==> flow/design.v <==
module converter_ascii_number (
	input [7:0] ascii_in,
	output[7:0] number_out);
	assign number_out = ascii_in;
endmodule
module operator_converter (
	input [7:0] in,
	output [7:0] out
);
localparam ADD = 0,
			SUB = 1,
			MULT = 2,
			DIV = 3;
assign out = (in == 8'd20) ? ADD : (in == 8'd21) ? SUB : (in == 8'd22) ? MULT : DIV;
endmodule
module convert_to_number
(
	input [7:0] num0,
	input [7:0] num1,
	input [7:0] num2,
	input [1:0] mode,
	output reg [7:0] out
);
always @(*) begin
	if (mode == 2'd0) begin
		out = num0;
	end
	else if (mode == 2'd1) begin
		out = num0*10 + num1;
	end
	else begin
		out = num0*100 + num1*10 + num2;
	end
end
endmodule
module divider (
	input clk,
	output rfd,
	input [7:0] dividend,
	input [7:0] divisor,
	output [7:0] quotient,
	output [7:0] fractional
);
	assign rfd = 1'b1;
	assign quotient = (divisor == 8'd0) ? 8'hFF : dividend / divisor;
	assign fractional = (divisor == 8'd0) ? dividend : dividend % divisor;
endmodule
module stack #(parameter size = 100)(
	input rst,
	input clk,
	input [7:0] data_in,
	input push_en,
	input pop_en,
	output [7:0] data_out,
	output is_empty	
);
	reg [7: 0] mem[size-1:0];
	reg[7:0] sp;
	always @(posedge clk) begin : proc_push
		if (rst)
			sp <= 0;
		else begin
			if (push_en) begin
				mem[sp] <= data_in;
				sp <= sp + 1;
			end
			if (pop_en) begin
					sp <= sp - 1'd1;
			end
		end
	end
	assign is_empty = (sp == 0);
	assign data_out = is_empty ? 8'd0 : mem[sp-1];
endmodule
module datapath (
	input clk,
	input rst,
	input num0_en,
	input num1_en,
	input num2_en,
	input index_cnt,
	input sel,
	input [1:0] mode,
	input operand_push,
	input operand_pop,
	input operator_push,
	input operator_pop,
	input num_clr,
	input result_en,
	input op1_en,
	input op2_en,
	input operator_en,
	output is_operand,
	output is_operator,
	output is_lt,
	output is_empty,
	output is_hash,
	output [7:0] data_out,
	output [7:0] rm,
	output rfd,
	output is_div,
	output op_is_empty,
	input [7:0] rom_data_in,
	output [6:0] rom_addr
);
localparam ADD = 0,
			SUB = 1,
			MULT = 2,
			DIV = 3;
wire [7:0] rom_data;
wire [7:0] converted_operator;
wire [7:0] converted_asci;
wire [7:0] convereted_decimal;
wire [7:0] top_operator;
wire [7:0] top_operand;
wire [7:0] operand_data_in;
wire [7:0] operator_data_in;
wire [7:0] divider_out, fractional;
wire operand_empty;
reg [7:0] num0, num1, num2;
reg [6:0] rom_index;
reg [7:0] result;
reg [7:0] op1, op2;
reg [7:0] operator;
assign rm = op2;
assign op_is_empty = is_empty;
assign rom_data = rom_data_in;
assign rom_addr = rom_index;
converter_ascii_number ascii_converter(rom_data, converted_asci);
convert_to_number decimal_converter(num0, num1, num2, mode, convereted_decimal);
operator_converter operator_converter(rom_data, converted_operator);
stack operands(.rst(rst), .clk(clk), .data_in(operand_data_in), .push_en(operand_push), .pop_en(operand_pop), .data_out(top_operand), .is_empty(operand_empty));
stack operators(.rst(rst), .clk(clk), .data_in(converted_operator), .push_en(operator_push), .pop_en(operator_pop), .data_out(top_operator), .is_empty(is_empty));
divider divider (
	.clk(clk),  
	.rfd(rfd),  
	.dividend(op1),  
	.divisor(op2),  
	.quotient(divider_out),  
	.fractional(fractional)
);  
assign is_div = top_operator == DIV;
assign data_out = top_operand;
assign operand_data_in = sel ? result : convereted_decimal;
assign is_operand = (rom_data >= 0 && rom_data < 10) ? 1 : 0;
assign is_operator = (rom_data >= 20 && rom_data <= 30) ? 1 : 0;
assign is_hash = rom_data == 8'd10;
assign is_lt = is_empty? 0: (converted_operator==ADD && (top_operator==SUB || top_operator==MULT || top_operator==DIV))
 		|| (converted_operator==SUB && (top_operator==MULT || top_operator==DIV)) 
		|| (converted_operator==DIV && (top_operator==MULT || top_operator==DIV));
always @(posedge clk) begin
	if (rst || num_clr) begin
		num0 <= 0;
		num1 <= 0;
		num2 <= 0;
	end
	else if (num0_en)
		num0 <= rom_data;
	else if (num1_en)
		num1 <= rom_data;
	else if (num2_en)
		num2 <= rom_data;
end
always @(posedge clk) begin
	if (rst) begin
		op1 <= 0;
		op2 <= 0;
	end
	else if (op1_en)
		op1 <= top_operand;
	else if (op2_en)
		op2 <= top_operand; 
end
always @(posedge clk) begin
	if (rst)
		operator <= 0;
	else if (operator_en)
		operator <= top_operator;
end
always @(posedge clk) begin
	if (rst)
		rom_index <= 0;
	else if (index_cnt)
		rom_index <= rom_index + 1;
end
always @(*) begin
	result = 0;
	begin
		if (operator == ADD) result = op1 + op2;
		else if (operator == SUB) result = op1 - op2;
		else if (operator == MULT) result = op1 * op2;
		else if (operator == DIV) result = divider_out;
	end
end
endmodule
module controller(
	input clk,
	input rst,
	input start,
	input is_operand,
	input is_operator,
	input is_lt,
	input is_empty,
	input is_hash,
	input is_div,
	input op_is_empty,
	output reg num0_en,
	output reg num1_en,
	output reg num2_en,
	output reg index_cnt,
	output reg sel,
	output reg operand_push,
	output reg operator_push,
	output reg operand_pop,
	output reg operator_pop,
	output reg num_clr,
	output reg result_en,
	output reg op1_en,
	output reg op2_en,
	output reg operator_en,
	output [1:0] mode,
	output reg done,
	output reg [4:0] ps
);
reg [4:0] ns, div_count;
reg [1:0] count;
assign mode = count-1;
always @(*) begin
	ns = 5'd0;
	case (ps)
		5'd0: if(start) ns = 1;
			else ns = 0;
		5'd1: if(is_operand) ns = 2;
			  else if(is_hash) ns = 9;
		5'd3: if(is_operator && is_lt==0) ns = 8;
				else if(is_operator && is_lt) ns = 17;
				else if (is_operand) ns=2;
			  else if(is_hash) ns = 9;
		5'd8: ns = 1;
		5'd10: if(op_is_empty) ns = 16;
				else ns = 11;
		5'd14: if(is_div &&  div_count<15 ) ns = 5'd14;
				else ns = 5'd15;
		5'd15: if(op_is_empty) ns = 16;
				else ns = 10;
		5'd16: ns = 16;
		5'd22: if(div_count<15 && is_div) ns = 5'd22;
				else ns = 5'd23;
		5'd24: ns = 1;
		default: ns = ps + 1;
	endcase
end
always @(posedge clk) begin
	if (rst) begin
		ps <= 5'd0;
		div_count <= 0;
	end
	else begin
		ps <= ns;
		if (ps==10)
			div_count <= 0;
		if (is_div && ps>10)
			div_count <= div_count + 1;
		if (ps==2)
			count <= count + 1;
		if (ps==1) begin
			count <= 0;
		end
	end
end
always @(*) begin
	num0_en = 0;
	num1_en = 0;
	num2_en = 0;
	index_cnt = 0;
	sel = 0;
	operand_push = 0;
	operator_push = 0;
	operand_pop = 0;
	operator_pop = 0;
	num_clr = 0;
	result_en = 0;
	op1_en = 0;
	op2_en = 0;
	operator_en = 0;
	done = 0;
	case (ps)
		5'd1:begin
			num_clr = 1;
		end
		5'd2: begin
			if (count==0)
				num0_en = 1;
			else if(count==1)
				num1_en = 1;
			else if (count==2)
				num2_en = 1;
			index_cnt = 1;
		end
		5'd8: begin
			operand_push = 1;
			operator_push = 1;
			index_cnt = 1;
		end
		5'd9: begin
			operand_push = 1;
		end
		5'd10: begin
			op2_en = 1;
			operator_en = 1;
		end
		5'd11: begin
			operand_pop = 1;
		end
		5'd12: begin
			op1_en = 1;
		end
		5'd13: begin
			operand_pop = 1;
		end
		5'd15: begin
			result_en = 1;
			operator_pop = 1;
			sel = 1;
			operand_push = 1;
		end
		5'd16: begin
			done = 1;
		end
		5'd17: begin
			operand_push = 1;
		end
		5'd18: begin
			op2_en = 1;
			operator_en = 1;
		end
		5'd19: begin
			operand_pop = 1;
		end
		5'd20: begin
			op1_en = 1;
		end
		5'd21: begin
			operand_pop = 1;
		end
		5'd23: begin
			operator_pop = 1;
			result_en = 1;
		end
		5'd24: begin
			sel = 1;
			operand_push = 1;
			operator_push = 1;
			index_cnt = 1;
		end
		default:
			sel = 0;
	endcase
end
endmodule
module calculator
(	
	input clk, 
	input rst,
	input start,
	input [7:0] rom_data,
	output [6:0] rom_addr,
	output done,
	output [7:0] result
);
wire is_operand, is_operator, is_lt, is_empty, is_hash,
	num0_en, num1_en, num2_en, index_cnt, sel, operand_push, operator_push,
	operand_pop, operator_pop, num_clr, result_en, op1_en, op2_en, operator_en, rfd, is_div, op_is_empty;
wire [1:0] mode;
wire [7:0] data_out, inx;
wire [4:0] ps;
controller ctrl(clk, rst, start, is_operand, is_operator, is_lt, is_empty, is_hash, is_div, op_is_empty,
				num0_en, num1_en, num2_en, index_cnt, sel, operand_push, operator_push,
				operand_pop, operator_pop, num_clr, result_en, op1_en, op2_en,
				operator_en, mode, done, ps);
datapath dp(clk, rst, num0_en, num1_en, num2_en, index_cnt, sel, mode, operand_push,
			operand_pop, operator_push, operator_pop, num_clr, result_en, op1_en,
			op2_en, operator_en, is_operand, is_operator, is_lt, is_empty, is_hash, data_out, inx, rfd, is_div, op_is_empty,
			rom_data, rom_addr);
assign result = data_out;
endmodule
======== From RTL to reports: calculator ========
Tool output for the design above, in the order of the flow.
Line numbers count from 1 in the design file above.
Library cell names are shortened.
The mark n/a stands for no value.
design
  top module .............................. calculator
  clock port .............................. clk
  library ................................. sky130hd
  timing corner ........................... tt_025C_1v80

======== After elaboration ========
Yosys after proc, flatten, opt, wreduce and memory -nomap, before mapping. Memory bits, and registers merged into a memory's read port (data or address), are not among the register bits. Print and check cells are not counted.
Yosys's memory passes give these memory sizes; they may raise the number of words (mostly to a power of two), join words into wider ones and drop unused or constant bits.
word-level totals
  register bits ........................... 83
  memory bits (writable) .................. 1600
  memories ................................ 2
  input port bits ......................... 11
  word-level cells ........................ 184
operators by class
  $add $sub $neg .......................... 16
  $mul .................................... 4
  div/mod/pow operators ................... 1
  magnitude comparators ................... 6
  eq/ne operators ......................... 35
  muxes and demuxes ....................... 64
  bitwise gates (word level) .............. 5
  reduce/logical cells .................... 39
memories
  name              words  bits a word  read ports  wr ports  RTL line  text
  dp.operands.mem   100    8            1           1         57        reg [7: 0] mem[size-1:0];
  dp.operators.mem  100    8            1           1         57
operator list
  kind                                                                number
  two-way mux 8 bit                                                   18
  divider 8 x 8 -> 8 bit                                              1
  multiplier 8 x 8 -> 8 bit                                           1
  multiplier 8 x 3 -> 7 bit (second input constant)                   2
  equality test 5 bit (second input constant)                         9
  parallel mux 5 bit (select 9 bit)                                   1
  equality test 5 x 4 -> 1 bit (second input constant)                8
  multiplier 8 x 5 -> 6 bit (second input constant)                   1
  logical NOT 8 bit                                                   5
  two-way mux 5 bit                                                   7
  equality test 8 x 2 -> 1 bit (second input constant)                4
  adder 8 bit                                                         4
  two-way mux 1 bit                                                   30
  two-way mux 7 bit                                                   4
  equality test 8 x 5 -> 1 bit (second input constant)                3
  adder 8 x 1 -> 8 bit (second input constant)                        2
  subtractor 8 x 1 -> 8 bit (second input constant)                   2
  equality test 8 x 1 -> 1 bit (second input constant)                2
  subtractor 7 x 1 -> 7 bit (second input constant)                   2
  OR reduction 2 bit                                                  5
  adder 5 x 1 -> 5 bit (second input constant)                        2
  equality test 5 x 2 -> 1 bit (second input constant)                2
  logical AND 1 bit                                                   9
  nonzero test 2 bit                                                  4
  greater-or-equal comparator 8 x 1 -> 1 bit (second input constant)  1
  less-than comparator 8 x 4 -> 1 bit (second input constant)         1
  equality test 8 x 4 -> 1 bit (second input constant)                1
  greater-or-equal comparator 8 x 5 -> 1 bit (second input constant)  1
Not listed: further kinds 21, cells in them 38.

======== Longest topological paths ========
Longest topological path by Yosys (ltp), each cell counted once; first at word level (registers and memories cut), then after technology mapping (sequential cells cut; the memories' decode and read muxes count).
logic depth
  depth after elaboration ................. 13
  ABC_AREA ................................ 1
  gate-level depth with buffers ........... 69
  depth with buffers taken out ............ 69

======== Mapped cells and area ========
Yosys stat after the flow's synthesis: flattened, memories mapped to cells. It holds for the ABC_AREA given above (unset counts as 0); a run with the other value may have another netlist.
cells by type
  cell type  number  total area (um2)
  edfxtp_1   1002    3.01E+04
  nand2_1    1019    3.82E+03
  nand3_1    501     2.51E+03
  a21oi_1    364     1.82E+03
  ha_1       125     1564
  dfxtp_1    75      1501.44
  nor2_1     364     1366.31
  o21ai_0    188     940.902
  inv_1      219     822.038
  a22oi_1    108     810.778
  buf_2      133     665.638
  fa_1       25      500.48
  xor2_1     40      350.336
  clkbuf_1   85      319.056
  xnor2_1    32      280.269
  o211ai_1   29      217.709
  nand3_2    16      160.154
  nor3_1     30      150.144
Other cell types: 46; their cells: 216.
synthesis totals
  cell count .............................. 4571
  synthesis area .......................... 49490.0 um2
  flip-flops .............................. 1077
  buffers ................................. 259

======== Timing after synthesis ========
OpenSTA on the mapped netlist: ideal clock, no wires. The path of least setup slack (recovery checks aside). Input and output delay are each 20% of the period. Register names are those of the netlist, which keeps one name where synthesis merged equal registers.
timing after synthesis
  path type ............................... reg2reg
  start ................................... register dp.op2[0]
  end ..................................... memory dp.operands.mem[0][0]
  clock period ............................ 12.0 ns
  library setup time ...................... 0.741 ns
  time at the first pin ................... 0.000 ns
  arrival time ............................ 11.457 ns
  data required time ...................... 11.259 ns
  slack ................................... -0.198 ns
  path delay .............................. 12.198 ns
  stages .................................. 70
  synthesis period reached ................ 12.198 ns
"path delay" = arrival - input delay + setup time.
"stages" counts driving pins, that of a launching flip-flop among them; a cell with two outputs on the path counts twice.
"synthesis period reached" is the clock period less the worst setup slack; recovery checks do not enter. This is arithmetic on one report: input and output delays are still those of the set period (20% each).
Between the ends stands the longest chain of elaborated cells between them, by number of cells; it is not shown to be the way that was timed. Of several equally long chains one is given.
A line is the first line of the expression or statement that the cell stems from. Yosys adds cells for indexed reads and writes and turns some case tables into memories.
on the way, after synthesis
  cells stage by stage .................... dfxtp_1 > inv_1 > ha_1 > nor2_1 > nor2_1 > nand2_1 > nand2_1 > nand2_1 > ha_1 > o21ai_0 > nand2_1 > nand2_1 > nand2_1 > o21ai_2 > ha_1 > inv_1 > o21bai_1 > nand2_1 > [34 not listed] > o21a_1 > inv_1 > ha_1 > a21oi_1 > o21ai_0 > or2_2 > a21oi_1 > o21ai_0 > or2_2 > nand3_1 > nand2_1 > ha_1 > nand2_1 > inv_1 > nand3_1 > o311ai_0 > nand2_1 > a21oi_1
  length of the longest elaborated chain .. 9
  elaborated cells on any way between the ends .. 13
ends and longest elaborated chain, after synthesis
  element                 RTL line  text
  start: declaration      123       reg [7:0] op1, op2;
  start: assignment       167       op2 <= 0;
  start: assignment       172       op2 <= top_operand;
  divider 8 x 8 -> 8 bit  45        assign quotient = (divisor == 8'd0) ? 8'hFF : dividend / divisor;
  two-way mux 8 bit       45
  two-way mux 8 bit       192       else if (operator == DIV) result = divider_out;
  two-way mux 8 bit       191       else if (operator == MULT) result = op1 * op2;
  two-way mux 8 bit       190       else if (operator == SUB) result = op1 - op2;
  two-way mux 8 bit       189       if (operator == ADD) result = op1 + op2;
  two-way mux 8 bit       144       assign operand_data_in = sel ? result : convereted_decimal;
  two-way mux 8 bit       63        if (push_en) begin
  two-way mux 8 bit       60        if (rst)
  end: declaration        57        reg [7: 0] mem[size-1:0];

======== Worst path after layout ========
Path of least setup slack in the final report of record 1 (OpenROAD, finished layout, wires in). Where an end is a register, its clock arrival counts in the times.
timing after layout
  path type ............................... reg2reg
  start ................................... register dp.op2[6]
  end ..................................... memory dp.operands.mem[85][0]
  clock period ............................ 12.0 ns
  library setup time ...................... 0.17 ns
  time at the first pin ................... 0.80 ns
  arrival time ............................ 11.78 ns
  data required time ...................... 12.65 ns
  slack ................................... 0.87 ns
  stages .................................. 69
on the way, after layout
  cells stage by stage .................... dfxtp_1 > nor2_4 > nand3_2 > nor3_2 > nand2_1 > nand2_1 > nand2_1 > ha_1 > o21ai_0 > nand2_1 > nand2_1 > nand2_1 > o21ai_2 > ha_1 > inv_1 > o21bai_1 > nand2_1 > nand2_1 > [33 not listed] > and2_1 > ha_1 > inv_1 > o21ai_0 > a22oi_1 > nand3_1 > inv_2 > o21ai_0 > ha_1 > nand2_1 > o21ai_0 > a41oi_2 > o311ai_2 > nand2_2 > a21oi_4 > buf_12 > buf_8 > buf_8
ends and longest elaborated chain, after layout
  element             RTL line  text
  start: declaration  123       reg [7:0] op1, op2;
  start: assignment   167       op2 <= 0;
  start: assignment   172       op2 <= top_operand;
  end: declaration    57        reg [7: 0] mem[size-1:0];
No chain of elaborated cells between the ends is given.
Some nets on the timed path still bear RTL names; the line given drives or declares the net.
named nets, after layout
  signal                 RTL line  text
  dp.operand_data_in[0]  144       assign operand_data_in = sel ? result : convereted_decimal;

Appendix: measured runs

Below are 4 stored runs of the flow (Yosys, OpenROAD; platform sky130hd) on calculator, each with its settings and what was measured, unordered. Constraints: input delay and output delay 20% of the set period each, output load 0.01 pF.
"achieved clock period (ns)" means the clock period less the worst setup slack. The figure is calculated, with input and output delays left at 20% of the set period.
"worst setup path time (ns)": the worst setup path's part of the clock period (all of it between registers, 20% less for each end at a port) less its slack. A launch clock that arrives late makes it longer, a capture clock that arrives late makes it shorter.

Flow files of record 1
==> flow/run.sh <==
#!/bin/bash
# the make line also repeats the synthesis and layout settings of config.mk as NAME=value (left out here)
make -C /OpenROAD-flow-scripts/flow DESIGN_CONFIG=/design/flow/config.mk WORK_HOME=/design/flow/orfs CLKGATE_MAP_FILE= finish
==> flow/config.mk <==
export PLATFORM = sky130hd
export DESIGN_NAME = calculator
export DESIGN_NICKNAME = calculator
export VERILOG_FILES = /design/flow/design.v
export SDC_FILE = /design/flow/constraint.sdc
export NUM_CORES = 4
export LEC_CHECK = 0
export ABC_AREA = 1
export CAP_MARGIN = 20
export CELL_PAD_IN_SITES_DETAIL_PLACEMENT = 1
export CORE_MARGIN = 2
export CORE_UTILIZATION = 31
export CTS_CLUSTER_DIAMETER = 395
export GPL_TIMING_DRIVEN = 0
export HOLD_SLACK_MARGIN = -0.02
export MIN_ROUTING_LAYER = met2
export SLEW_MARGIN = 35
export TNS_END_PERCENT = 60
==> flow/constraint.sdc <==
create_clock -name core_clock -period 12.0 [get_ports {clk}]
set_input_delay 2.4000 -clock core_clock [delete_from_list [all_inputs] [get_ports {clk}]]
set_output_delay 2.4000 -clock core_clock [all_outputs]
set_load 0.01 [all_outputs]

report of record 1
yosys chip area after synthesis (um^2): 49490.0
finish__design__die__area: 162857.0
finish__design__instance__area__stdcell: 57556.5
finish__design__instance__utilization: 0.3634
finish__timing__setup__ws: 0.872
finish__timing__setup__tns: 0.000
finish__timing__hold__ws: 0.481
achieved clock period (ns): 11.128
worst setup path time (ns): 11.13
worst setup path kind: reg2reg

Flow files of record 2
==> flow/run.sh <==
#!/bin/bash
# the make line also repeats the synthesis and layout settings of config.mk as NAME=value (left out here)
make -C /OpenROAD-flow-scripts/flow DESIGN_CONFIG=/design/flow/config.mk WORK_HOME=/design/flow/orfs CLKGATE_MAP_FILE= finish
==> flow/config.mk <==
export PLATFORM = sky130hd
export DESIGN_NAME = calculator
export DESIGN_NICKNAME = calculator
export VERILOG_FILES = /design/flow/design.v
export SDC_FILE = /design/flow/constraint.sdc
export NUM_CORES = 4
export LEC_CHECK = 0
export ABC_AREA = 1
export CAP_MARGIN = 20
export CORE_MARGIN = 2
export CORE_UTILIZATION = 40
export CTS_CLUSTER_DIAMETER = 204
export GPL_TIMING_DRIVEN = 0
export SLEW_MARGIN = 35
export TNS_END_PERCENT = 90
==> flow/constraint.sdc <==
create_clock -name core_clock -period 12.0 [get_ports {clk}]
set_input_delay 2.4000 -clock core_clock [delete_from_list [all_inputs] [get_ports {clk}]]
set_output_delay 2.4000 -clock core_clock [all_outputs]
set_load 0.01 [all_outputs]

report of record 2
yosys chip area after synthesis (um^2): 49490.0
finish__design__die__area: 126555.0
finish__design__instance__area__stdcell: 56565.5
finish__design__instance__utilization: 0.4587
finish__timing__setup__ws: 1.057
finish__timing__setup__tns: 0.000
finish__timing__hold__ws: 0.466
achieved clock period (ns): 10.943
worst setup path time (ns): 10.94
worst setup path kind: reg2reg

Flow files of record 3
==> flow/run.sh <==
#!/bin/bash
# the make line also repeats the synthesis and layout settings of config.mk as NAME=value (left out here)
make -C /OpenROAD-flow-scripts/flow DESIGN_CONFIG=/design/flow/config.mk WORK_HOME=/design/flow/orfs CLKGATE_MAP_FILE= finish
==> flow/config.mk <==
export PLATFORM = sky130hd
export DESIGN_NAME = calculator
export DESIGN_NICKNAME = calculator
export VERILOG_FILES = /design/flow/design.v
export SDC_FILE = /design/flow/constraint.sdc
export NUM_CORES = 4
export LEC_CHECK = 0
export ABC_AREA = 1
export CAP_MARGIN = 10
export CELL_PAD_IN_SITES_DETAIL_PLACEMENT = 0
export CELL_PAD_IN_SITES_GLOBAL_PLACEMENT = 3
export CORE_MARGIN = 2
export CORE_UTILIZATION = 22
export CTS_CLUSTER_SIZE = 100
export GPL_ROUTABILITY_DRIVEN = 0
export GPL_TIMING_DRIVEN = 1
export HOLD_SLACK_MARGIN = 0.11
export MAX_ROUTING_LAYER = met4
export SETUP_SLACK_MARGIN = 2.89
export SLEW_MARGIN = 35
==> flow/constraint.sdc <==
create_clock -name core_clock -period 11.7 [get_ports {clk}]
set_input_delay 2.3400 -clock core_clock [delete_from_list [all_inputs] [get_ports {clk}]]
set_output_delay 2.3400 -clock core_clock [all_outputs]
set_load 0.01 [all_outputs]

report of record 3
yosys chip area after synthesis (um^2): 49490.0
finish__design__die__area: 228766.0
finish__design__instance__area__stdcell: 58947.8
finish__design__instance__utilization: 0.2629
finish__timing__setup__ws: 2.292
finish__timing__setup__tns: 0.000
finish__timing__hold__ws: 0.465
achieved clock period (ns): 9.408
worst setup path time (ns): 9.41
worst setup path kind: reg2reg

Flow files of record 4
==> flow/run.sh <==
#!/bin/bash
# the make line also repeats the synthesis and layout settings of config.mk as NAME=value (left out here)
make -C /OpenROAD-flow-scripts/flow DESIGN_CONFIG=/design/flow/config.mk WORK_HOME=/design/flow/orfs CLKGATE_MAP_FILE= finish
==> flow/config.mk <==
export PLATFORM = sky130hd
export DESIGN_NAME = calculator
export DESIGN_NICKNAME = calculator
export VERILOG_FILES = /design/flow/design.v
export SDC_FILE = /design/flow/constraint.sdc
export NUM_CORES = 4
export LEC_CHECK = 0
export ABC_AREA = 1
export CAP_MARGIN = 0
export CELL_PAD_IN_SITES_DETAIL_PLACEMENT = 2
export CORE_ASPECT_RATIO = 0.97
export CORE_MARGIN = 2
export CORE_UTILIZATION = 30
export GPL_ROUTABILITY_DRIVEN = 0
export GPL_TIMING_DRIVEN = 1
export MAX_ROUTING_LAYER = met5
export MIN_ROUTING_LAYER = met2
export PLACE_DENSITY = 0.87
export SETUP_SLACK_MARGIN = 1.23
export SLEW_MARGIN = 20
==> flow/constraint.sdc <==
create_clock -name core_clock -period 10.1 [get_ports {clk}]
set_input_delay 2.0200 -clock core_clock [delete_from_list [all_inputs] [get_ports {clk}]]
set_output_delay 2.0200 -clock core_clock [all_outputs]
set_load 0.01 [all_outputs]

report of record 4: did not finish, route, GRT-0116
